==> flow/design.v <==
module decimator
               (
                clk,
                enable,
                rstn,
                filter_in,
                filter_out,
                ce_out
                );
  input   clk; 
  input   enable; 
  input   rstn; 
  input   [5:0] filter_in;  
  output  [20:0] filter_out;  
  output  ce_out; 
  reg  [3:0] cur_count;  
  wire phase_1;  
  reg  ce_out_reg;  
  reg  signed [5:0] input_register;  
  wire signed [5:0] section_in1;  
  wire signed [20:0] section_cast1;  
  wire signed [20:0] sum1;  
  reg  signed [20:0] section_out1;  
  wire signed [20:0] add_cast;  
  wire signed [20:0] add_cast_1;  
  wire signed [21:0] add_temp;  
  wire signed [20:0] section_in2;  
  wire signed [20:0] sum2;  
  reg  signed [20:0] section_out2;  
  wire signed [20:0] add_cast_2;  
  wire signed [20:0] add_cast_3;  
  wire signed [21:0] add_temp_1;  
  wire signed [20:0] section_in3;  
  wire signed [20:0] sum3;  
  reg  signed [20:0] section_out3;  
  wire signed [20:0] add_cast_4;  
  wire signed [20:0] add_cast_5;  
  wire signed [21:0] add_temp_2;  
  wire signed [20:0] section_in4;  
  wire signed [20:0] diff1;  
  wire signed [20:0] section_out4;  
  wire signed [20:0] sub_cast;  
  wire signed [20:0] sub_cast_1;  
  wire signed [21:0] sub_temp;  
  reg  signed [20:0] int_delay_pipe [0:1] ;  
  wire signed [20:0] section_in5;  
  wire signed [20:0] diff2;  
  wire signed [20:0] section_out5;  
  wire signed [20:0] sub_cast_2;  
  wire signed [20:0] sub_cast_3;  
  wire signed [21:0] sub_temp_1;  
  reg  signed [20:0] int_delay_pipe_1 [0:1] ;  
  wire signed [20:0] section_in6;  
  wire signed [20:0] diff3;  
  wire signed [20:0] section_out6;  
  wire signed [20:0] sub_cast_4;  
  wire signed [20:0] sub_cast_5;  
  wire signed [21:0] sub_temp_2;  
  reg  signed [20:0] int_delay_pipe_2 [0:1] ;  
  reg  signed [20:0] output_register;  
  always @ (posedge clk or negedge rstn)
    begin: ce_output
      if (rstn == 1'b0) begin
        cur_count <= 4'b0000;
      end
      else begin
        if (enable == 1'b1) begin
          if (cur_count == 4'b1111) begin
            cur_count <= 4'b0000;
          end
          else begin
            cur_count <= cur_count + 1'b1;
          end
        end
      end
    end  
  assign  phase_1 = (cur_count == 4'b0001 && enable == 1'b1)? 1'b1 : 1'b0;
  always @ (posedge clk or negedge rstn)
    begin: ce_output_register
      if (rstn == 1'b0) begin
        ce_out_reg <= 1'b0;
      end
      else begin
          ce_out_reg <= phase_1;
      end
    end  
  always @ (posedge clk or negedge rstn)
    begin: input_reg_process
      if (rstn == 1'b0) begin
        input_register <= 0;
      end
      else begin
        if (enable == 1'b1) begin
          input_register <= filter_in;
        end
      end
    end  
  assign section_in1 = input_register;
  assign section_cast1 = $signed({{15{section_in1[5]}}, section_in1});
  assign add_cast = section_cast1;
  assign add_cast_1 = section_out1;
  assign add_temp = add_cast + add_cast_1;
  assign sum1 = add_temp[20:0];
  always @ (posedge clk or negedge rstn)
    begin: integrator_delay_section1
      if (rstn == 1'b0) begin
        section_out1 <= 0;
      end
      else begin
        if (enable == 1'b1) begin
          section_out1 <= sum1;
        end
      end
    end  
  assign section_in2 = section_out1;
  assign add_cast_2 = section_in2;
  assign add_cast_3 = section_out2;
  assign add_temp_1 = add_cast_2 + add_cast_3;
  assign sum2 = add_temp_1[20:0];
  always @ (posedge clk or negedge rstn)
    begin: integrator_delay_section2
      if (rstn == 1'b0) begin
        section_out2 <= 0;
      end
      else begin
        if (enable == 1'b1) begin
          section_out2 <= sum2;
        end
      end
    end  
  assign section_in3 = section_out2;
  assign add_cast_4 = section_in3;
  assign add_cast_5 = section_out3;
  assign add_temp_2 = add_cast_4 + add_cast_5;
  assign sum3 = add_temp_2[20:0];
  always @ (posedge clk or negedge rstn)
    begin: integrator_delay_section3
      if (rstn == 1'b0) begin
        section_out3 <= 0;
      end
      else begin
        if (enable == 1'b1) begin
          section_out3 <= sum3;
        end
      end
    end  
  assign section_in4 = section_out3;
  assign sub_cast = section_in4;
  assign sub_cast_1 = diff1;
  assign sub_temp = sub_cast - sub_cast_1;
  assign section_out4 = sub_temp[20:0];
  always @ (posedge clk or negedge rstn)
    begin: comb_delay_section4
      if (rstn == 1'b0) begin
        int_delay_pipe[0] <= 21'b000000000000000000000;
        int_delay_pipe[1] <= 21'b000000000000000000000;
      end
      else begin
        if (phase_1 == 1'b1) begin
          int_delay_pipe[1] <= int_delay_pipe[0];
          int_delay_pipe[0] <= section_in4;
        end
      end
    end  
  assign diff1 = int_delay_pipe[1];
  assign section_in5 = section_out4;
  assign sub_cast_2 = section_in5;
  assign sub_cast_3 = diff2;
  assign sub_temp_1 = sub_cast_2 - sub_cast_3;
  assign section_out5 = sub_temp_1[20:0];
  always @ (posedge clk or negedge rstn)
    begin: comb_delay_section5
      if (rstn == 1'b0) begin
        int_delay_pipe_1[0] <= 21'b000000000000000000000;
        int_delay_pipe_1[1] <= 21'b000000000000000000000;
      end
      else begin
        if (phase_1 == 1'b1) begin
          int_delay_pipe_1[1] <= int_delay_pipe_1[0];
          int_delay_pipe_1[0] <= section_in5;
        end
      end
    end  
  assign diff2 = int_delay_pipe_1[1];
  assign section_in6 = section_out5;
  assign sub_cast_4 = section_in6;
  assign sub_cast_5 = diff3;
  assign sub_temp_2 = sub_cast_4 - sub_cast_5;
  assign section_out6 = sub_temp_2[20:0];
  always @ (posedge clk or negedge rstn)
    begin: comb_delay_section6
      if (rstn == 1'b0) begin
        int_delay_pipe_2[0] <= 21'b000000000000000000000;
        int_delay_pipe_2[1] <= 21'b000000000000000000000;
      end
      else begin
        if (phase_1 == 1'b1) begin
          int_delay_pipe_2[1] <= int_delay_pipe_2[0];
          int_delay_pipe_2[0] <= section_in6;
        end
      end
    end  
  assign diff3 = int_delay_pipe_2[1];
  always @ (posedge clk or negedge rstn)
    begin: output_reg_process
      if (rstn == 1'b0) begin
        output_register <= 0;
      end
      else begin
        if (phase_1 == 1'b1) begin
          output_register <= section_out6;
        end
      end
    end  
  assign ce_out = ce_out_reg;
  assign filter_out = output_register;
endmodule   
`timescale 1 ns / 1 ns
module loop_filter
          (
           clk,
           rstn,
           enable,
           filter_in,
           ceout,
           filter_out,
           a2,a3,b1,b2
          );
  input   clk;
  input   rstn;
  input   enable;
  input   signed [15:0] filter_in;   
  output  ceout;
  output  signed [15:0] filter_out;   
  input signed [17:0] a2,a3,b1,b2;
  wire enb_1_16_0;
  wire signed [33:0] b_1_out1;   
  wire signed [33:0] b_2_out1;   
  wire signed [15:0] CastCAS_out1;   
  wire signed [33:0] a_2_out1;   
  wire signed [33:0] a_3_out1;   
  wire signed [15:0] CastStates3_out1;   
  reg signed [15:0] BodyDelay3_out1;   
  wire signed [36:0] BodyLSum2_sub_cast;   
  wire signed [37:0] BodyLSum2_sub_cast_1;   
  wire signed [36:0] BodyLSum2_sub_cast_2;   
  wire signed [37:0] BodyLSum2_sub_cast_3;   
  wire signed [37:0] BodyLSum2_sub_temp;   
  wire signed [36:0] BodyLSum2_out1;   
  wire signed [37:0] BodyRSum2_sub_cast;   
  wire signed [36:0] BodyRSum2_sub_cast_1;   
  wire signed [37:0] BodyRSum2_sub_cast_2;   
  wire signed [37:0] BodyRSum2_sub_temp;   
  wire signed [36:0] BodyRSum2_out1;   
  wire signed [15:0] CastStates2_out1;   
  reg signed [15:0] BodyDelay2_out1;   
  wire signed [36:0] HeadSum1_add_cast;   
  wire signed [37:0] HeadSum1_add_cast_1;   
  wire signed [36:0] HeadSum1_add_cast_2;   
  wire signed [37:0] HeadSum1_add_cast_3;   
  wire signed [37:0] HeadSum1_add_temp;   
  wire signed [36:0] HeadSum1_out1;   
  assign b_1_out1 = b1 * filter_in;
  assign b_2_out1 = b2 * filter_in;
  assign enb_1_16_0 = enable;
  assign a_2_out1 = a2 * CastCAS_out1;
  assign a_3_out1 = a3 * CastCAS_out1;
  assign CastStates3_out1 = {{3{a_3_out1[33]}}, a_3_out1[33:21]};
  always @(posedge clk or negedge rstn)
    begin : BodyDelay3_process
      if (rstn == 1'b0) begin
        BodyDelay3_out1 <= 16'sb0000000000000000;
      end
      else begin
        if (enb_1_16_0) begin
          BodyDelay3_out1 <= CastStates3_out1;
        end
      end
    end
  assign BodyLSum2_sub_cast = {{2{b_2_out1[33]}}, {b_2_out1, 1'b0}};
  assign BodyLSum2_sub_cast_1 = BodyLSum2_sub_cast;
  assign BodyLSum2_sub_cast_2 = {BodyDelay3_out1, 21'b000000000000000000000};
  assign BodyLSum2_sub_cast_3 = BodyLSum2_sub_cast_2;
  assign BodyLSum2_sub_temp = BodyLSum2_sub_cast_1 - BodyLSum2_sub_cast_3;
  assign BodyLSum2_out1 = ((BodyLSum2_sub_temp[37] == 1'b0) && (BodyLSum2_sub_temp[36] != 1'b0) ? 37'sh0FFFFFFFFF :
              ((BodyLSum2_sub_temp[37] == 1'b1) && (BodyLSum2_sub_temp[36] != 1'b1) ? 37'sh1000000000 :
              $signed(BodyLSum2_sub_temp[36:0])));
  assign BodyRSum2_sub_cast = BodyLSum2_out1;
  assign BodyRSum2_sub_cast_1 = a_2_out1;
  assign BodyRSum2_sub_cast_2 = BodyRSum2_sub_cast_1;
  assign BodyRSum2_sub_temp = BodyRSum2_sub_cast - BodyRSum2_sub_cast_2;
  assign BodyRSum2_out1 = ((BodyRSum2_sub_temp[37] == 1'b0) && (BodyRSum2_sub_temp[36] != 1'b0) ? 37'sh0FFFFFFFFF :
              ((BodyRSum2_sub_temp[37] == 1'b1) && (BodyRSum2_sub_temp[36] != 1'b1) ? 37'sh1000000000 :
              $signed(BodyRSum2_sub_temp[36:0])));
  assign CastStates2_out1 = ((BodyRSum2_out1[36] == 1'b0) && (BodyRSum2_out1[35:21] == 15'b111111111111111) ? 16'sb0111111111111111 :
              $signed(BodyRSum2_out1[36:21]));
  always @(posedge clk or negedge rstn)
    begin : BodyDelay2_process
      if (rstn == 1'b0) begin
        BodyDelay2_out1 <= 16'sb0000000000000000;
      end
      else begin
        if (enb_1_16_0) begin
          BodyDelay2_out1 <= CastStates2_out1;
        end
      end
    end
  assign HeadSum1_add_cast = {{2{b_1_out1[33]}}, {b_1_out1, 1'b0}};
  assign HeadSum1_add_cast_1 = HeadSum1_add_cast;
  assign HeadSum1_add_cast_2 = {BodyDelay2_out1, 21'b000000000000000000000};
  assign HeadSum1_add_cast_3 = HeadSum1_add_cast_2;
  assign HeadSum1_add_temp = HeadSum1_add_cast_1 + HeadSum1_add_cast_3;
  assign HeadSum1_out1 = ((HeadSum1_add_temp[37] == 1'b0) && (HeadSum1_add_temp[36] != 1'b0) ? 37'sh0FFFFFFFFF :
              ((HeadSum1_add_temp[37] == 1'b1) && (HeadSum1_add_temp[36] != 1'b1) ? 37'sh1000000000 :
              $signed(HeadSum1_add_temp[36:0])));
  assign CastCAS_out1 = ((HeadSum1_out1[36] == 1'b0) && (HeadSum1_out1[35:31] != 5'b00000) ? 16'sb0111111111111111 :
              ((HeadSum1_out1[36] == 1'b1) && (HeadSum1_out1[35:31] != 5'b11111) ? 16'sb1000000000000000 :
              $signed(HeadSum1_out1[31:16])));
  assign filter_out = CastCAS_out1;
  assign ceout = enable;
endmodule   
module dlf_core (
   input             clk,
   input             rstn,
   input             dlf_en,
   input  [4:0]      tdc_dout,
   input  [17:0]     dlf_a2,
   input  [17:0]     dlf_a3,
   input  [17:0]     dlf_b1,
   input  [17:0]     dlf_b2,
   input  [14:0]     dlf_sdm_nc_in,
   output [15:0]     dlf_out,
   output            dlf_valid
   );
   wire signed [5:0]  dec_in;
   wire signed [20:0] dec_out;
   wire signed [15:0] dec_out_slc;
   wire signed [15:0] dlf_sdm_nc_in_ext;
   wire signed [15:0] dlf_in;
   wire signed [15:0] lf_out;
   wire               dec_ce;
   reg  [15:0]        dlf_out_r;
   reg                dlf_valid_r;
   assign dec_in = tdc_dout - 6'sd16;
   assign dlf_sdm_nc_in_ext = {1'b0,dlf_sdm_nc_in};
   assign dec_out_slc = dec_out[20:5];
   assign dlf_in = dec_out_slc - dlf_sdm_nc_in_ext;
   decimator decimator_1(
			 .clk(clk),
			 .enable(dlf_en),
			 .rstn(rstn),
			 .filter_in(dec_in),
			 .filter_out(dec_out),
			 .ce_out(dec_ce)
			 );
   loop_filter loop_filter_1(
			     .clk(clk),
			     .rstn(rstn),
			     .enable(dec_ce),
			     .filter_in(dlf_in),
			     .ceout(),
			     .filter_out(lf_out),
			     .a2(dlf_a2),
			     .a3(dlf_a3),
			     .b1(dlf_b1),
			     .b2(dlf_b2)
			     );
   always @(posedge clk or negedge rstn) begin
      if (rstn == 1'b0) begin
	 dlf_out_r <= 16'd0;
	 dlf_valid_r <= 1'b0;
      end
      else begin
	 dlf_valid_r <= dec_ce;
	 if (dec_ce)
	   dlf_out_r <= lf_out;
      end
   end
   assign dlf_out = dlf_out_r;
   assign dlf_valid = dlf_valid_r;
endmodule
Lab notebook: dlf_core

Reports on dlf_core
Tool output for the design above before and after an edit, in the order of the flow.
"before" refers to lines of the RTL above, "after" to lines of the edited file.
"delta" is "after" less "before", of the values as shown; "rel_change_pct" is that difference over "before", in percent.
Operators carry their Yosys type and port widths (W data, S select, Z words).
{"block": "setup", "top": "dlf_core", "clock_port": "clk", "lib": "sky130hd", "corner": "tt_025C_1v80"}

Diff
The edit as a unified diff against the file above.
The edited RTL no longer does the same as the RTL above: the edit was made by script, with no optimisation intended.
begin of diff
@@ -116,5 +116,5 @@
   assign add_cast_2 = section_in2;
   assign add_cast_3 = section_out2;
-  assign add_temp_1 = add_cast_2 + add_cast_3;
+  assign add_temp_1 = add_cast_2 | add_cast_3;
   assign sum2 = add_temp_1[20:0];
   always @ (posedge clk or negedge rstn)
end of diff

Word level
Source: Yosys, flattened and elaborated. Widths are those after wreduce. Registers that Yosys merges into a memory's read port (data or address) are not register bits. Print and check cells do not count.
{"block": "word_totals", "element": "regBits", "before": 267, "after": 267, "delta": 0, "rel_change_pct": 0.00}
{"block": "word_totals", "element": "elab_cells", "before": 67, "after": 67, "delta": 0, "rel_change_pct": 0.00}
{"block": "word_totals", "element": "input_bits", "before": 95, "after": 95, "delta": 0, "rel_change_pct": 0.00}
{"block": "word_totals", "element": "out_inout_bits", "before": 17, "after": 17, "delta": 0, "rel_change_pct": 0.00}
{"block": "classes", "element": "n_mul", "before": 4, "after": 4, "delta": 0, "rel_change_pct": 0.00}
{"block": "classes", "element": "eq_ne", "before": 4, "after": 4, "delta": 0, "rel_change_pct": 0.00}
{"block": "classes", "element": "addsub", "before": 12, "after": 11, "delta": -1, "rel_change_pct": -8.33}
{"block": "classes", "element": "n_logic", "before": 8, "after": 9, "delta": 1, "rel_change_pct": 12.50}
{"block": "classes", "element": "n_reduce_logical", "before": 11, "after": 11, "delta": 0, "rel_change_pct": 0.00}
{"block": "classes", "element": "muxes", "before": 11, "after": 11, "delta": 0, "rel_change_pct": 0.00}
{"block": "ops", "op": "$add A21 B21 Y21", "before": 2, "after": 1, "delta": -1, "rel_change_pct": -50.00}
{"block": "ops", "op": "$or A21 B21 Y21", "before": 0, "after": 1, "delta": 1}
{"block": "ops", "op": "$logic_and A1 B1 Y1", "before": 10, "after": 10, "delta": 0, "rel_change_pct": 0.00}
{"block": "ops", "op": "$not A1 Y1", "before": 8, "after": 8, "delta": 0, "rel_change_pct": 0.00}
{"block": "ops", "op": "$mux W37", "before": 6, "after": 6, "delta": 0, "rel_change_pct": 0.00}
{"block": "ops", "op": "$mul A18 B16 Y34", "before": 4, "after": 4, "delta": 0, "rel_change_pct": 0.00}
{"block": "ops", "op": "$mux W16", "before": 3, "after": 3, "delta": 0, "rel_change_pct": 0.00}
{"block": "ops", "op": "$sub A21 B21 Y21", "before": 3, "after": 3, "delta": 0, "rel_change_pct": 0.00}
{"block": "ops", "op": "$add A35 B37 Y38", "before": 1, "after": 1, "delta": 0, "rel_change_pct": 0.00}
{"block": "ops", "op": "$add A4 B1 Y4 const B", "before": 1, "after": 1, "delta": 0, "rel_change_pct": 0.00}
{"block": "ops", "op": "$add A6 B21 Y21", "before": 1, "after": 1, "delta": 0, "rel_change_pct": 0.00}
{"block": "ops", "op": "$eq A15 B15 Y1 const B", "before": 1, "after": 1, "delta": 0, "rel_change_pct": 0.00}
{"block": "ops", "op": "$eq A4 B1 Y1 const B", "before": 1, "after": 1, "delta": 0, "rel_change_pct": 0.00}
{"block": "ops", "op": "$eq A4 B4 Y1 const B", "before": 1, "after": 1, "delta": 0, "rel_change_pct": 0.00}
{"block": "ops", "op": "$mux W1", "before": 1, "after": 1, "delta": 0, "rel_change_pct": 0.00}
{"block": "ops", "op": "$mux W4", "before": 1, "after": 1, "delta": 0, "rel_change_pct": 0.00}
{"block": "ops", "op": "$ne A5 B5 Y1 const B", "before": 1, "after": 1, "delta": 0, "rel_change_pct": 0.00}
{"block": "ops", "op": "$reduce_bool A5 Y1", "before": 1, "after": 1, "delta": 0, "rel_change_pct": 0.00}
{"block": "ops", "op": "$sub A16 B16 Y16", "before": 1, "after": 1, "delta": 0, "rel_change_pct": 0.00}
{"block": "ops", "op": "$sub A35 B34 Y36", "before": 1, "after": 1, "delta": 0, "rel_change_pct": 0.00}
{"block": "ops", "op": "$sub A37 B34 Y38", "before": 1, "after": 1, "delta": 0, "rel_change_pct": 0.00}
{"block": "ops", "op": "$sub A5 B5 Y6 const B", "before": 1, "after": 1, "delta": 0, "rel_change_pct": 0.00}

Logic depth
Longest topological path by Yosys (ltp), each cell counted once; first at word level (registers and memories cut), then after technology mapping (sequential cells cut; the memories' decode and read muxes count).
{"block": "depth", "element": "ltp_word", "before": 20, "after": 20, "delta": 0, "rel_change_pct": 0.00}
{"block": "depth", "element": "ABC_AREA", "before": "0", "after": "0"}
{"block": "depth", "element": "ltp_mapped", "before": 81, "after": 85, "delta": 4, "rel_change_pct": 4.94}
{"block": "depth", "element": "depth_no_buf", "before": 77, "after": 78, "delta": 1, "rel_change_pct": 1.30}

Mapped cells and area
Source: synth_stat.txt of the flow (Yosys; design flattened, memories mapped). It holds for the ABC_AREA given above (unset counts as 0); a run with the other value may have another netlist.
{"block": "by_type", "cell": "sky130_fd_sc_hd__nor2_1", "before": 238, "after": 160, "delta": -78, "rel_change_pct": -32.77}
{"block": "by_type", "cell": "sky130_fd_sc_hd__nand2_1", "before": 972, "after": 950, "delta": -22, "rel_change_pct": -2.26}
{"block": "by_type", "cell": "sky130_fd_sc_hd__nor3_1", "before": 50, "after": 28, "delta": -22, "rel_change_pct": -44.00}
{"block": "by_type", "cell": "sky130_fd_sc_hd__ha_1", "before": 518, "after": 498, "delta": -20, "rel_change_pct": -3.86}
{"block": "by_type", "cell": "sky130_fd_sc_hd__inv_1", "before": 1477, "after": 1496, "delta": 19, "rel_change_pct": 1.29}
{"block": "by_type", "cell": "sky130_fd_sc_hd__a21boi_0", "before": 34, "after": 20, "delta": -14, "rel_change_pct": -41.18}
{"block": "by_type", "cell": "sky130_fd_sc_hd__xnor2_1", "before": 142, "after": 130, "delta": -12, "rel_change_pct": -8.45}
{"block": "by_type", "cell": "sky130_fd_sc_hd__and2_1", "before": 372, "after": 362, "delta": -10, "rel_change_pct": -2.69}
{"block": "by_type", "cell": "sky130_fd_sc_hd__o2bb2ai_2", "before": 10, "after": 0, "delta": -10, "rel_change_pct": -100.00}
{"block": "by_type", "cell": "sky130_fd_sc_hd__a21oi_1", "before": 159, "after": 168, "delta": 9, "rel_change_pct": 5.66}
{"block": "by_type", "cell": "sky130_fd_sc_hd__o22ai_2", "before": 0, "after": 9, "delta": 9}
{"block": "by_type", "cell": "sky130_fd_sc_hd__buf_1", "before": 3, "after": 11, "delta": 8, "rel_change_pct": 266.67}
{"block": "by_type", "cell": "sky130_fd_sc_hd__o21ai_0", "before": 215, "after": 208, "delta": -7, "rel_change_pct": -3.26}
{"block": "by_type", "cell": "sky130_fd_sc_hd__o41ai_1", "before": 10, "after": 3, "delta": -7, "rel_change_pct": -70.00}
{"block": "by_type", "cell": "sky130_fd_sc_hd__o22ai_1", "before": 2, "after": 9, "delta": 7, "rel_change_pct": 350.00}
{"block": "by_type", "cell": "sky130_fd_sc_hd__clkbuf_1", "before": 239, "after": 233, "delta": -6, "rel_change_pct": -2.51}
{"block": "by_type", "cell": "sky130_fd_sc_hd__mux2i_1", "before": 19, "after": 13, "delta": -6, "rel_change_pct": -31.58}
{"block": "by_type", "cell": "sky130_fd_sc_hd__a31oi_1", "before": 9, "after": 15, "delta": 6, "rel_change_pct": 66.67}
The list need not be complete.
{"block": "synth_totals", "element": "ffs", "before": 261, "after": 261, "delta": 0, "rel_change_pct": 0.00}
{"block": "synth_totals", "element": "area_um2", "before": 61143.6, "after": 60155.2, "delta": -988.4, "rel_change_pct": -1.62}
{"block": "synth_totals", "element": "cells", "before": 6756, "after": 6609, "delta": -147, "rel_change_pct": -2.18}
{"block": "synth_totals", "element": "sequential_area_um2", "before": 6531.3, "after": 6531.3, "delta": 0.0, "rel_change_pct": 0.00}
{"block": "synth_totals", "element": "buffers", "before": 248, "after": 249, "delta": 1, "rel_change_pct": 0.40}
The figures by module come from a second, unflattened synthesis with its own total; it is not the netlist above.
{"block": "hier_totals", "element": "hier_cells", "before": 6767, "after": 6529, "delta": -238, "rel_change_pct": -3.52}
{"block": "hier_totals", "element": "hier_area_um2", "before": 61592.8, "after": 59973.8, "delta": -1619.0, "rel_change_pct": -2.63}
Rows give one instance, submodules left out.
{"block": "by_module_before", "module": "loop_filter", "area_um2": 46631.0, "cells": 5145, "instances": 1}
{"block": "by_module_before", "module": "decimator", "area_um2": 13504.2, "cells": 1465, "instances": 1}
{"block": "by_module_before", "module": "dlf_core", "area_um2": 1457.6, "cells": 157, "instances": 1}
{"block": "by_module_after", "module": "loop_filter", "area_um2": 45785.2, "cells": 5005, "instances": 1}
{"block": "by_module_after", "module": "decimator", "area_um2": 12731.0, "cells": 1367, "instances": 1}
{"block": "by_module_after", "module": "dlf_core", "area_um2": 1457.6, "cells": 157, "instances": 1}

Worst setup path after synthesis
Path of least setup slack by OpenSTA after synthesis, without wires, with an ideal clock, recovery checks aside; 20% of the period is set as input and as output delay. Where synthesis merged equal registers, the netlist keeps one of their names.
{"block": "synth_path", "element": "path_kind", "before": "in2reg", "after": "in2reg"}
{"block": "synth_path", "element": "from", "before": "input dlf_sdm_nc_in[0]", "after": "input dlf_sdm_nc_in[0]"}
{"block": "synth_path", "element": "to", "before": "register loop_filter_1.BodyDelay2_out1[14]", "after": "register loop_filter_1.BodyDelay2_out1[11]"}
{"block": "synth_path", "element": "input_delay_ns", "before": 5.000, "after": 5.000, "delta": 0.000, "rel_change_pct": 0.00}
{"block": "synth_path", "element": "tclk_ns", "before": 25.0, "after": 25.0, "delta": 0.0, "rel_change_pct": 0.00}
{"block": "synth_path", "element": "arrival_ns", "before": 21.306, "after": 21.162, "delta": -0.144, "rel_change_pct": -0.68}
{"block": "synth_path", "element": "n_path_buf", "before": 5, "after": 5, "delta": 0, "rel_change_pct": 0.00}
{"block": "synth_path", "element": "setup_slack_ns", "before": 3.573, "after": 3.695, "delta": 0.122}
{"block": "synth_path", "element": "t_required_ns", "before": 24.879, "after": 24.857, "delta": -0.022, "rel_change_pct": -0.09}
{"block": "synth_path", "element": "path_delay_ns", "before": 16.427, "after": 16.305, "delta": -0.122, "rel_change_pct": -0.74}
{"block": "synth_path", "element": "stages", "before": 78, "after": 78, "delta": 0, "rel_change_pct": 0.00}
{"block": "synth_path", "element": "setup_ns", "before": 0.121, "after": 0.143, "delta": 0.022}
{"block": "synth_path", "element": "period_less_setup_slack_ns", "before": 21.427, "after": 21.305, "delta": -0.122, "rel_change_pct": -0.57}
"path_delay_ns" is the arrival time less input delay plus setup time.
"stages": output pins that drive a net of the path, with the launching flip-flop's if there is one; two outputs of one cell count as two.
"period_less_setup_slack_ns" = period - worst setup slack (recovery checks aside). The figure is calculated, with input and output delays left at 20% of the set period.
Between the ends stands the longest chain of elaborated cells between them, by number of cells; it is not shown to be the way that was timed. Of several equally long chains one is given.
A line is the first line of the expression or statement that the cell stems from. Yosys adds cells for indexed reads and writes and turns some case tables into memories.
{"block": "synth_via_before", "path_cell_list": "sky130_fd_sc_hd__ha_1 -> sky130_fd_sc_hd__fa_1 -> sky130_fd_sc_hd__nor2b_1 -> sky130_fd_sc_hd__o21ai_0 -> sky130_fd_sc_hd__a21boi_1 -> sky130_fd_sc_hd__o21ai_0 -> sky130_fd_sc_hd__a21boi_1 -> sky130_fd_sc_hd__o21ai_0 -> sky130_fd_sc_hd__a21boi_1 -> sky130_fd_sc_hd__o21ai_0 -> sky130_fd_sc_hd__a21boi_1 -> sky130_fd_sc_hd__o21ai_0 -> sky130_fd_sc_hd__and3_1 -> sky130_fd_sc_hd__or3_1 -> sky130_fd_sc_hd__clkbuf_1 -> sky130_fd_sc_hd__clkbuf_1 -> sky130_fd_sc_hd__and2_1 -> sky130_fd_sc_hd__ha_1 -> [... 42 more ...] -> sky130_fd_sc_hd__fa_1 -> sky130_fd_sc_hd__inv_1 -> sky130_fd_sc_hd__fa_1 -> sky130_fd_sc_hd__inv_1 -> sky130_fd_sc_hd__ha_1 -> sky130_fd_sc_hd__a21o_1 -> sky130_fd_sc_hd__a21oi_1 -> sky130_fd_sc_hd__nor2_1 -> sky130_fd_sc_hd__nor2_1 -> sky130_fd_sc_hd__nor2_1 -> sky130_fd_sc_hd__a2111oi_0 -> sky130_fd_sc_hd__o41ai_1 -> sky130_fd_sc_hd__a221o_1 -> sky130_fd_sc_hd__o21bai_1 -> sky130_fd_sc_hd__a21boi_1 -> sky130_fd_sc_hd__or4_1 -> sky130_fd_sc_hd__a21oi_1 -> sky130_fd_sc_hd__o2bb2ai_2", "elab_chain_len": 20}
{"block": "synth_lines_before", "element": "start: declaration", "line_no": 331, "rtl": "input  [14:0]     dlf_sdm_nc_in,"}
{"block": "synth_lines_before", "element": "$sub A16 B16 Y16", "line_no": 347, "rtl": "assign dlf_in = dec_out_slc - dlf_sdm_nc_in_ext;"}
{"block": "synth_lines_before", "element": "$mul A18 B16 Y34", "line_no": 263, "rtl": "assign b_1_out1 = b1 * filter_in;"}
{"block": "synth_lines_before", "element": "$add A35 B37 Y38", "line_no": 312, "rtl": "assign HeadSum1_add_temp = HeadSum1_add_cast_1 + HeadSum1_add_cast_3;"}
{"block": "synth_lines_before", "element": "$not A1 Y1", "line_no": 314, "rtl": "((HeadSum1_add_temp[37] == 1'b1) && (HeadSum1_add_temp[36] != 1'b1) ? 37'sh1000000000 :"}
{"block": "synth_lines_before", "element": "$logic_and A1 B1 Y1", "line_no": 314}
{"block": "synth_lines_before", "element": "$mux W37", "line_no": 314}
{"block": "synth_lines_before", "element": "$mux W37", "line_no": 313, "rtl": "assign HeadSum1_out1 = ((HeadSum1_add_temp[37] == 1'b0) && (HeadSum1_add_temp[36] != 1'b0) ? 37'sh0FFFFFFFFF :"}
{"block": "synth_lines_before", "element": "[... 6 more ...]"}
{"block": "synth_lines_before", "element": "$not A1 Y1", "line_no": 293, "rtl": "((BodyRSum2_sub_temp[37] == 1'b1) && (BodyRSum2_sub_temp[36] != 1'b1) ? 37'sh1000000000 :"}
{"block": "synth_lines_before", "element": "$logic_and A1 B1 Y1", "line_no": 293}
{"block": "synth_lines_before", "element": "$mux W37", "line_no": 293}
{"block": "synth_lines_before", "element": "$mux W37", "line_no": 292, "rtl": "assign BodyRSum2_out1 = ((BodyRSum2_sub_temp[37] == 1'b0) && (BodyRSum2_sub_temp[36] != 1'b0) ? 37'sh0FFFFFFFF ..."}
{"block": "synth_lines_before", "element": "$not A1 Y1", "line_no": 295, "rtl": "assign CastStates2_out1 = ((BodyRSum2_out1[36] == 1'b0) && (BodyRSum2_out1[35:21] == 15'b111111111111111) ? 16 ..."}
{"block": "synth_lines_before", "element": "$logic_and A1 B1 Y1", "line_no": 295}
{"block": "synth_lines_before", "element": "$mux W16", "line_no": 295}
{"block": "synth_lines_before", "element": "end: assignment", "line_no": 300, "rtl": "BodyDelay2_out1 <= 16'sb0000000000000000;"}
{"block": "synth_lines_before", "element": "end: assignment", "line_no": 304, "rtl": "BodyDelay2_out1 <= CastStates2_out1;"}
{"block": "synth_lines_before", "element": "end: declaration", "line_no": 256, "rtl": "reg signed [15:0] BodyDelay2_out1;"}
{"block": "synth_via_after", "path_cell_list": "sky130_fd_sc_hd__ha_1 -> sky130_fd_sc_hd__fa_1 -> sky130_fd_sc_hd__nor2b_1 -> sky130_fd_sc_hd__o21ai_0 -> sky130_fd_sc_hd__a21boi_1 -> sky130_fd_sc_hd__o21ai_0 -> sky130_fd_sc_hd__a21boi_1 -> sky130_fd_sc_hd__o21ai_0 -> sky130_fd_sc_hd__a21boi_1 -> sky130_fd_sc_hd__o21ai_0 -> sky130_fd_sc_hd__a21boi_1 -> sky130_fd_sc_hd__o21ai_0 -> sky130_fd_sc_hd__nand2_1 -> sky130_fd_sc_hd__xor2_1 -> sky130_fd_sc_hd__clkbuf_1 -> sky130_fd_sc_hd__nand2_1 -> sky130_fd_sc_hd__fa_1 -> sky130_fd_sc_hd__inv_1 -> [... 42 more ...] -> sky130_fd_sc_hd__inv_1 -> sky130_fd_sc_hd__fa_1 -> sky130_fd_sc_hd__inv_1 -> sky130_fd_sc_hd__ha_1 -> sky130_fd_sc_hd__nand4_1 -> sky130_fd_sc_hd__nor2_1 -> sky130_fd_sc_hd__nand2_1 -> sky130_fd_sc_hd__o211ai_1 -> sky130_fd_sc_hd__o221ai_1 -> sky130_fd_sc_hd__nand3b_1 -> sky130_fd_sc_hd__a2bb2oi_1 -> sky130_fd_sc_hd__o311ai_4 -> sky130_fd_sc_hd__a31oi_4 -> sky130_fd_sc_hd__o22ai_4 -> sky130_fd_sc_hd__xnor2_4 -> sky130_fd_sc_hd__o21ai_4 -> sky130_fd_sc_hd__buf_6 -> sky130_fd_sc_hd__o22ai_2", "elab_chain_len": 20}
{"block": "synth_lines_after", "element": "start: declaration", "line_no": 331, "rtl": "input  [14:0]     dlf_sdm_nc_in,"}
{"block": "synth_lines_after", "element": "$sub A16 B16 Y16", "line_no": 347, "rtl": "assign dlf_in = dec_out_slc - dlf_sdm_nc_in_ext;"}
{"block": "synth_lines_after", "element": "$mul A18 B16 Y34", "line_no": 263, "rtl": "assign b_1_out1 = b1 * filter_in;"}
{"block": "synth_lines_after", "element": "$add A35 B37 Y38", "line_no": 312, "rtl": "assign HeadSum1_add_temp = HeadSum1_add_cast_1 + HeadSum1_add_cast_3;"}
{"block": "synth_lines_after", "element": "$not A1 Y1", "line_no": 314, "rtl": "((HeadSum1_add_temp[37] == 1'b1) && (HeadSum1_add_temp[36] != 1'b1) ? 37'sh1000000000 :"}
{"block": "synth_lines_after", "element": "$logic_and A1 B1 Y1", "line_no": 314}
{"block": "synth_lines_after", "element": "$mux W37", "line_no": 314}
{"block": "synth_lines_after", "element": "$mux W37", "line_no": 313, "rtl": "assign HeadSum1_out1 = ((HeadSum1_add_temp[37] == 1'b0) && (HeadSum1_add_temp[36] != 1'b0) ? 37'sh0FFFFFFFFF :"}
{"block": "synth_lines_after", "element": "[... 6 more ...]"}
{"block": "synth_lines_after", "element": "$not A1 Y1", "line_no": 293, "rtl": "((BodyRSum2_sub_temp[37] == 1'b1) && (BodyRSum2_sub_temp[36] != 1'b1) ? 37'sh1000000000 :"}
{"block": "synth_lines_after", "element": "$logic_and A1 B1 Y1", "line_no": 293}
{"block": "synth_lines_after", "element": "$mux W37", "line_no": 293}
{"block": "synth_lines_after", "element": "$mux W37", "line_no": 292, "rtl": "assign BodyRSum2_out1 = ((BodyRSum2_sub_temp[37] == 1'b0) && (BodyRSum2_sub_temp[36] != 1'b0) ? 37'sh0FFFFFFFF ..."}
{"block": "synth_lines_after", "element": "$not A1 Y1", "line_no": 295, "rtl": "assign CastStates2_out1 = ((BodyRSum2_out1[36] == 1'b0) && (BodyRSum2_out1[35:21] == 15'b111111111111111) ? 16 ..."}
{"block": "synth_lines_after", "element": "$logic_and A1 B1 Y1", "line_no": 295}
{"block": "synth_lines_after", "element": "$mux W16", "line_no": 295}
{"block": "synth_lines_after", "element": "end: assignment", "line_no": 300, "rtl": "BodyDelay2_out1 <= 16'sb0000000000000000;"}
{"block": "synth_lines_after", "element": "end: assignment", "line_no": 304, "rtl": "BodyDelay2_out1 <= CastStates2_out1;"}
{"block": "synth_lines_after", "element": "end: declaration", "line_no": 256, "rtl": "reg signed [15:0] BodyDelay2_out1;"}

Path in the finished layout
Path of least setup slack in the final report of the runs of set A (OpenROAD, finished layout, wires in). Where an end is a register, its clock arrival counts in the times.
{"block": "layout_path", "element": "path_kind", "before": "in2reg", "after": "in2reg"}
{"block": "layout_path", "element": "from", "before": "input dlf_sdm_nc_in[0]", "after": "input dlf_sdm_nc_in[0]"}
{"block": "layout_path", "element": "to", "before": "register loop_filter_1.BodyDelay2_out1[10]", "after": "register loop_filter_1.BodyDelay2_out1[10]"}
{"block": "layout_path", "element": "n_path_buf", "before": 4, "after": 2, "delta": -2, "rel_change_pct": -50.00}
{"block": "layout_path", "element": "setup_ns", "before": 0.06, "after": 0.09, "delta": 0.03}
{"block": "layout_path", "element": "tclk_ns", "before": 25.0, "after": 25.0, "delta": 0.0, "rel_change_pct": 0.00}
{"block": "layout_path", "element": "arrival_ns", "before": 24.17, "after": 24.00, "delta": -0.17, "rel_change_pct": -0.70}
{"block": "layout_path", "element": "setup_slack_ns", "before": 1.33, "after": 1.52, "delta": 0.19}
{"block": "layout_path", "element": "t_required_ns", "before": 25.50, "after": 25.52, "delta": 0.02, "rel_change_pct": 0.08}
{"block": "layout_path", "element": "input_delay_ns", "before": 5.00, "after": 5.00, "delta": 0.00, "rel_change_pct": 0.00}
{"block": "layout_path", "element": "stages", "before": 72, "after": 75, "delta": 3, "rel_change_pct": 4.17}
Between the ends stands the longest chain of elaborated cells between them, by number of cells; it is not shown to be the way that was timed. Of several equally long chains one is given.
{"block": "layout_via_before", "path_cell_list": "sky130_fd_sc_hd__clkdlybuf4s50_1 -> sky130_fd_sc_hd__ha_1 -> sky130_fd_sc_hd__fa_1 -> sky130_fd_sc_hd__nor2b_1 -> sky130_fd_sc_hd__o21ai_0 -> sky130_fd_sc_hd__a21boi_1 -> sky130_fd_sc_hd__o21ai_0 -> sky130_fd_sc_hd__a21boi_1 -> sky130_fd_sc_hd__o21ai_0 -> sky130_fd_sc_hd__a21boi_1 -> sky130_fd_sc_hd__o21ai_0 -> sky130_fd_sc_hd__a21boi_1 -> sky130_fd_sc_hd__o21ai_0 -> sky130_fd_sc_hd__nand2_1 -> sky130_fd_sc_hd__xor2_2 -> sky130_fd_sc_hd__nand2_1 -> sky130_fd_sc_hd__fa_1 -> sky130_fd_sc_hd__inv_1 -> [... 36 more ...] -> sky130_fd_sc_hd__fa_1 -> sky130_fd_sc_hd__inv_1 -> sky130_fd_sc_hd__fa_1 -> sky130_fd_sc_hd__fa_1 -> sky130_fd_sc_hd__inv_1 -> sky130_fd_sc_hd__fa_1 -> sky130_fd_sc_hd__inv_1 -> sky130_fd_sc_hd__ha_1 -> sky130_fd_sc_hd__and3_1 -> sky130_fd_sc_hd__nand2_1 -> sky130_fd_sc_hd__nor3_1 -> sky130_fd_sc_hd__o21ai_0 -> sky130_fd_sc_hd__o31ai_1 -> sky130_fd_sc_hd__a21oi_1 -> sky130_fd_sc_hd__a21oi_1 -> sky130_fd_sc_hd__a21oi_1 -> sky130_fd_sc_hd__xnor2_1 -> sky130_fd_sc_hd__o221a_2", "elab_chain_len": 20}
{"block": "layout_lines_before", "element": "start: declaration", "line_no": 331, "rtl": "input  [14:0]     dlf_sdm_nc_in,"}
{"block": "layout_lines_before", "element": "$sub A16 B16 Y16", "line_no": 347, "rtl": "assign dlf_in = dec_out_slc - dlf_sdm_nc_in_ext;"}
{"block": "layout_lines_before", "element": "$mul A18 B16 Y34", "line_no": 263, "rtl": "assign b_1_out1 = b1 * filter_in;"}
{"block": "layout_lines_before", "element": "$add A35 B37 Y38", "line_no": 312, "rtl": "assign HeadSum1_add_temp = HeadSum1_add_cast_1 + HeadSum1_add_cast_3;"}
{"block": "layout_lines_before", "element": "$not A1 Y1", "line_no": 314, "rtl": "((HeadSum1_add_temp[37] == 1'b1) && (HeadSum1_add_temp[36] != 1'b1) ? 37'sh1000000000 :"}
{"block": "layout_lines_before", "element": "$logic_and A1 B1 Y1", "line_no": 314}
{"block": "layout_lines_before", "element": "$mux W37", "line_no": 314}
{"block": "layout_lines_before", "element": "$mux W37", "line_no": 313, "rtl": "assign HeadSum1_out1 = ((HeadSum1_add_temp[37] == 1'b0) && (HeadSum1_add_temp[36] != 1'b0) ? 37'sh0FFFFFFFFF :"}
{"block": "layout_lines_before", "element": "[... 6 more ...]"}
{"block": "layout_lines_before", "element": "$not A1 Y1", "line_no": 293, "rtl": "((BodyRSum2_sub_temp[37] == 1'b1) && (BodyRSum2_sub_temp[36] != 1'b1) ? 37'sh1000000000 :"}
{"block": "layout_lines_before", "element": "$logic_and A1 B1 Y1", "line_no": 293}
{"block": "layout_lines_before", "element": "$mux W37", "line_no": 293}
{"block": "layout_lines_before", "element": "$mux W37", "line_no": 292, "rtl": "assign BodyRSum2_out1 = ((BodyRSum2_sub_temp[37] == 1'b0) && (BodyRSum2_sub_temp[36] != 1'b0) ? 37'sh0FFFFFFFF ..."}
{"block": "layout_lines_before", "element": "$not A1 Y1", "line_no": 295, "rtl": "assign CastStates2_out1 = ((BodyRSum2_out1[36] == 1'b0) && (BodyRSum2_out1[35:21] == 15'b111111111111111) ? 16 ..."}
{"block": "layout_lines_before", "element": "$logic_and A1 B1 Y1", "line_no": 295}
{"block": "layout_lines_before", "element": "$mux W16", "line_no": 295}
{"block": "layout_lines_before", "element": "end: assignment", "line_no": 300, "rtl": "BodyDelay2_out1 <= 16'sb0000000000000000;"}
{"block": "layout_lines_before", "element": "end: assignment", "line_no": 304, "rtl": "BodyDelay2_out1 <= CastStates2_out1;"}
{"block": "layout_lines_before", "element": "end: declaration", "line_no": 256, "rtl": "reg signed [15:0] BodyDelay2_out1;"}
{"block": "layout_via_after", "path_cell_list": "sky130_fd_sc_hd__clkdlybuf4s50_1 -> sky130_fd_sc_hd__ha_1 -> sky130_fd_sc_hd__fa_1 -> sky130_fd_sc_hd__nor2b_1 -> sky130_fd_sc_hd__o21ai_0 -> sky130_fd_sc_hd__a21boi_1 -> sky130_fd_sc_hd__o21ai_0 -> sky130_fd_sc_hd__a21boi_1 -> sky130_fd_sc_hd__o21ai_0 -> sky130_fd_sc_hd__a21boi_1 -> sky130_fd_sc_hd__o21ai_0 -> sky130_fd_sc_hd__a21boi_1 -> sky130_fd_sc_hd__o21ai_0 -> sky130_fd_sc_hd__and4_1 -> sky130_fd_sc_hd__or3_1 -> sky130_fd_sc_hd__and2_1 -> sky130_fd_sc_hd__ha_1 -> sky130_fd_sc_hd__ha_1 -> [... 39 more ...] -> sky130_fd_sc_hd__fa_1 -> sky130_fd_sc_hd__inv_1 -> sky130_fd_sc_hd__fa_1 -> sky130_fd_sc_hd__inv_1 -> sky130_fd_sc_hd__ha_1 -> sky130_fd_sc_hd__nand4_1 -> sky130_fd_sc_hd__nor2_1 -> sky130_fd_sc_hd__nand2_1 -> sky130_fd_sc_hd__o211ai_1 -> sky130_fd_sc_hd__o221ai_1 -> sky130_fd_sc_hd__nand3b_1 -> sky130_fd_sc_hd__a2bb2oi_1 -> sky130_fd_sc_hd__o311ai_4 -> sky130_fd_sc_hd__a31oi_4 -> sky130_fd_sc_hd__o22ai_4 -> sky130_fd_sc_hd__xnor2_4 -> sky130_fd_sc_hd__o21ai_4 -> sky130_fd_sc_hd__o221ai_1", "elab_chain_len": 20}
{"block": "layout_lines_after", "element": "start: declaration", "line_no": 331, "rtl": "input  [14:0]     dlf_sdm_nc_in,"}
{"block": "layout_lines_after", "element": "$sub A16 B16 Y16", "line_no": 347, "rtl": "assign dlf_in = dec_out_slc - dlf_sdm_nc_in_ext;"}
{"block": "layout_lines_after", "element": "$mul A18 B16 Y34", "line_no": 263, "rtl": "assign b_1_out1 = b1 * filter_in;"}
{"block": "layout_lines_after", "element": "$add A35 B37 Y38", "line_no": 312, "rtl": "assign HeadSum1_add_temp = HeadSum1_add_cast_1 + HeadSum1_add_cast_3;"}
{"block": "layout_lines_after", "element": "$not A1 Y1", "line_no": 314, "rtl": "((HeadSum1_add_temp[37] == 1'b1) && (HeadSum1_add_temp[36] != 1'b1) ? 37'sh1000000000 :"}
{"block": "layout_lines_after", "element": "$logic_and A1 B1 Y1", "line_no": 314}
{"block": "layout_lines_after", "element": "$mux W37", "line_no": 314}
{"block": "layout_lines_after", "element": "$mux W37", "line_no": 313, "rtl": "assign HeadSum1_out1 = ((HeadSum1_add_temp[37] == 1'b0) && (HeadSum1_add_temp[36] != 1'b0) ? 37'sh0FFFFFFFFF :"}
{"block": "layout_lines_after", "element": "[... 6 more ...]"}
{"block": "layout_lines_after", "element": "$not A1 Y1", "line_no": 293, "rtl": "((BodyRSum2_sub_temp[37] == 1'b1) && (BodyRSum2_sub_temp[36] != 1'b1) ? 37'sh1000000000 :"}
{"block": "layout_lines_after", "element": "$logic_and A1 B1 Y1", "line_no": 293}
{"block": "layout_lines_after", "element": "$mux W37", "line_no": 293}
{"block": "layout_lines_after", "element": "$mux W37", "line_no": 292, "rtl": "assign BodyRSum2_out1 = ((BodyRSum2_sub_temp[37] == 1'b0) && (BodyRSum2_sub_temp[36] != 1'b0) ? 37'sh0FFFFFFFF ..."}
{"block": "layout_lines_after", "element": "$not A1 Y1", "line_no": 295, "rtl": "assign CastStates2_out1 = ((BodyRSum2_out1[36] == 1'b0) && (BodyRSum2_out1[35:21] == 15'b111111111111111) ? 16 ..."}
{"block": "layout_lines_after", "element": "$logic_and A1 B1 Y1", "line_no": 295}
{"block": "layout_lines_after", "element": "$mux W16", "line_no": 295}
{"block": "layout_lines_after", "element": "end: assignment", "line_no": 300, "rtl": "BodyDelay2_out1 <= 16'sb0000000000000000;"}
{"block": "layout_lines_after", "element": "end: assignment", "line_no": 304, "rtl": "BodyDelay2_out1 <= CastStates2_out1;"}
{"block": "layout_lines_after", "element": "end: declaration", "line_no": 256, "rtl": "reg signed [15:0] BodyDelay2_out1;"}

Flow runs
Both versions went through the flow (Yosys, OpenROAD) with the same settings in each pair. Constraints: input delay and output delay 20% of the set period each, output load 0.01 pF.
{"block": "settings_set_A", "CORE_UTILIZATION": 40, "period_ns": 25.0, "CAP_MARGIN": 20, "CORE_MARGIN": 2, "SLEW_MARGIN": 20}
{"block": "measured_set_A", "element": "finalUtil_pct", "before": 43.2, "after": 43.1, "delta": -0.1}
{"block": "measured_set_A", "element": "post_synth_area_um2", "before": 61143.6, "after": 60155.2, "delta": -988.4, "rel_change_pct": -1.62}
{"block": "measured_set_A", "element": "tns_ns", "before": 0.000, "after": 0.000, "delta": 0.000}
{"block": "measured_set_A", "element": "period_less_ws_ns", "before": 23.672, "after": 23.478, "delta": -0.194, "rel_change_pct": -0.82}
{"block": "measured_set_A", "element": "worstSetupSlack_ns", "before": 1.328, "after": 1.522, "delta": 0.194}
{"block": "measured_set_A", "element": "die_um2", "before": 156001.0, "after": 153507.0, "delta": -2494.0, "rel_change_pct": -1.60}
{"block": "measured_set_A", "element": "hold_ws_ns", "before": 0.461, "after": 0.460, "delta": -0.001}
{"block": "measured_set_A", "element": "stdcell_area_um2", "before": 65589.2, "after": 64456.8, "delta": -1132.4, "rel_change_pct": -1.73}
{"block": "settings_set_B", "CELL_PAD_IN_SITES_DETAIL_PLACEMENT": 2, "CELL_PAD_IN_SITES_GLOBAL_PLACEMENT": 3, "CORE_UTILIZATION": 37, "GPL_TIMING_DRIVEN": 1, "HOLD_SLACK_MARGIN": 0.11, "MAX_ROUTING_LAYER": "met4", "MIN_ROUTING_LAYER": "met2", "SETUP_SLACK_MARGIN": 5.0, "SLEW_MARGIN": 25, "TNS_END_PERCENT": 15, "period_ns": 25.1, "CAP_MARGIN": 20, "CORE_MARGIN": 2}
{"block": "measured_set_B", "element": "finalUtil_pct", "before": 42.2, "after": 42.6, "delta": 0.4}
{"block": "measured_set_B", "element": "post_synth_area_um2", "before": 61143.6, "after": 60155.2, "delta": -988.4, "rel_change_pct": -1.62}
{"block": "measured_set_B", "element": "tns_ns", "before": 0.000, "after": 0.000, "delta": 0.000}
{"block": "measured_set_B", "element": "period_less_ws_ns", "before": 21.416, "after": 21.171, "delta": -0.245, "rel_change_pct": -1.14}
{"block": "measured_set_B", "element": "worstSetupSlack_ns", "before": 3.684, "after": 3.929, "delta": 0.245}
{"block": "measured_set_B", "element": "die_um2", "before": 168523.0, "after": 165824.0, "delta": -2699.0, "rel_change_pct": -1.60}
{"block": "measured_set_B", "element": "hold_ws_ns", "before": 0.450, "after": 0.463, "delta": 0.013}
{"block": "measured_set_B", "element": "stdcell_area_um2", "before": 69471.6, "after": 68507.0, "delta": -964.6, "rel_change_pct": -1.39}
"period_less_ws_ns" = clock period - worst setup slack. The figure is calculated, with input and output delays left at 20% of the set period.
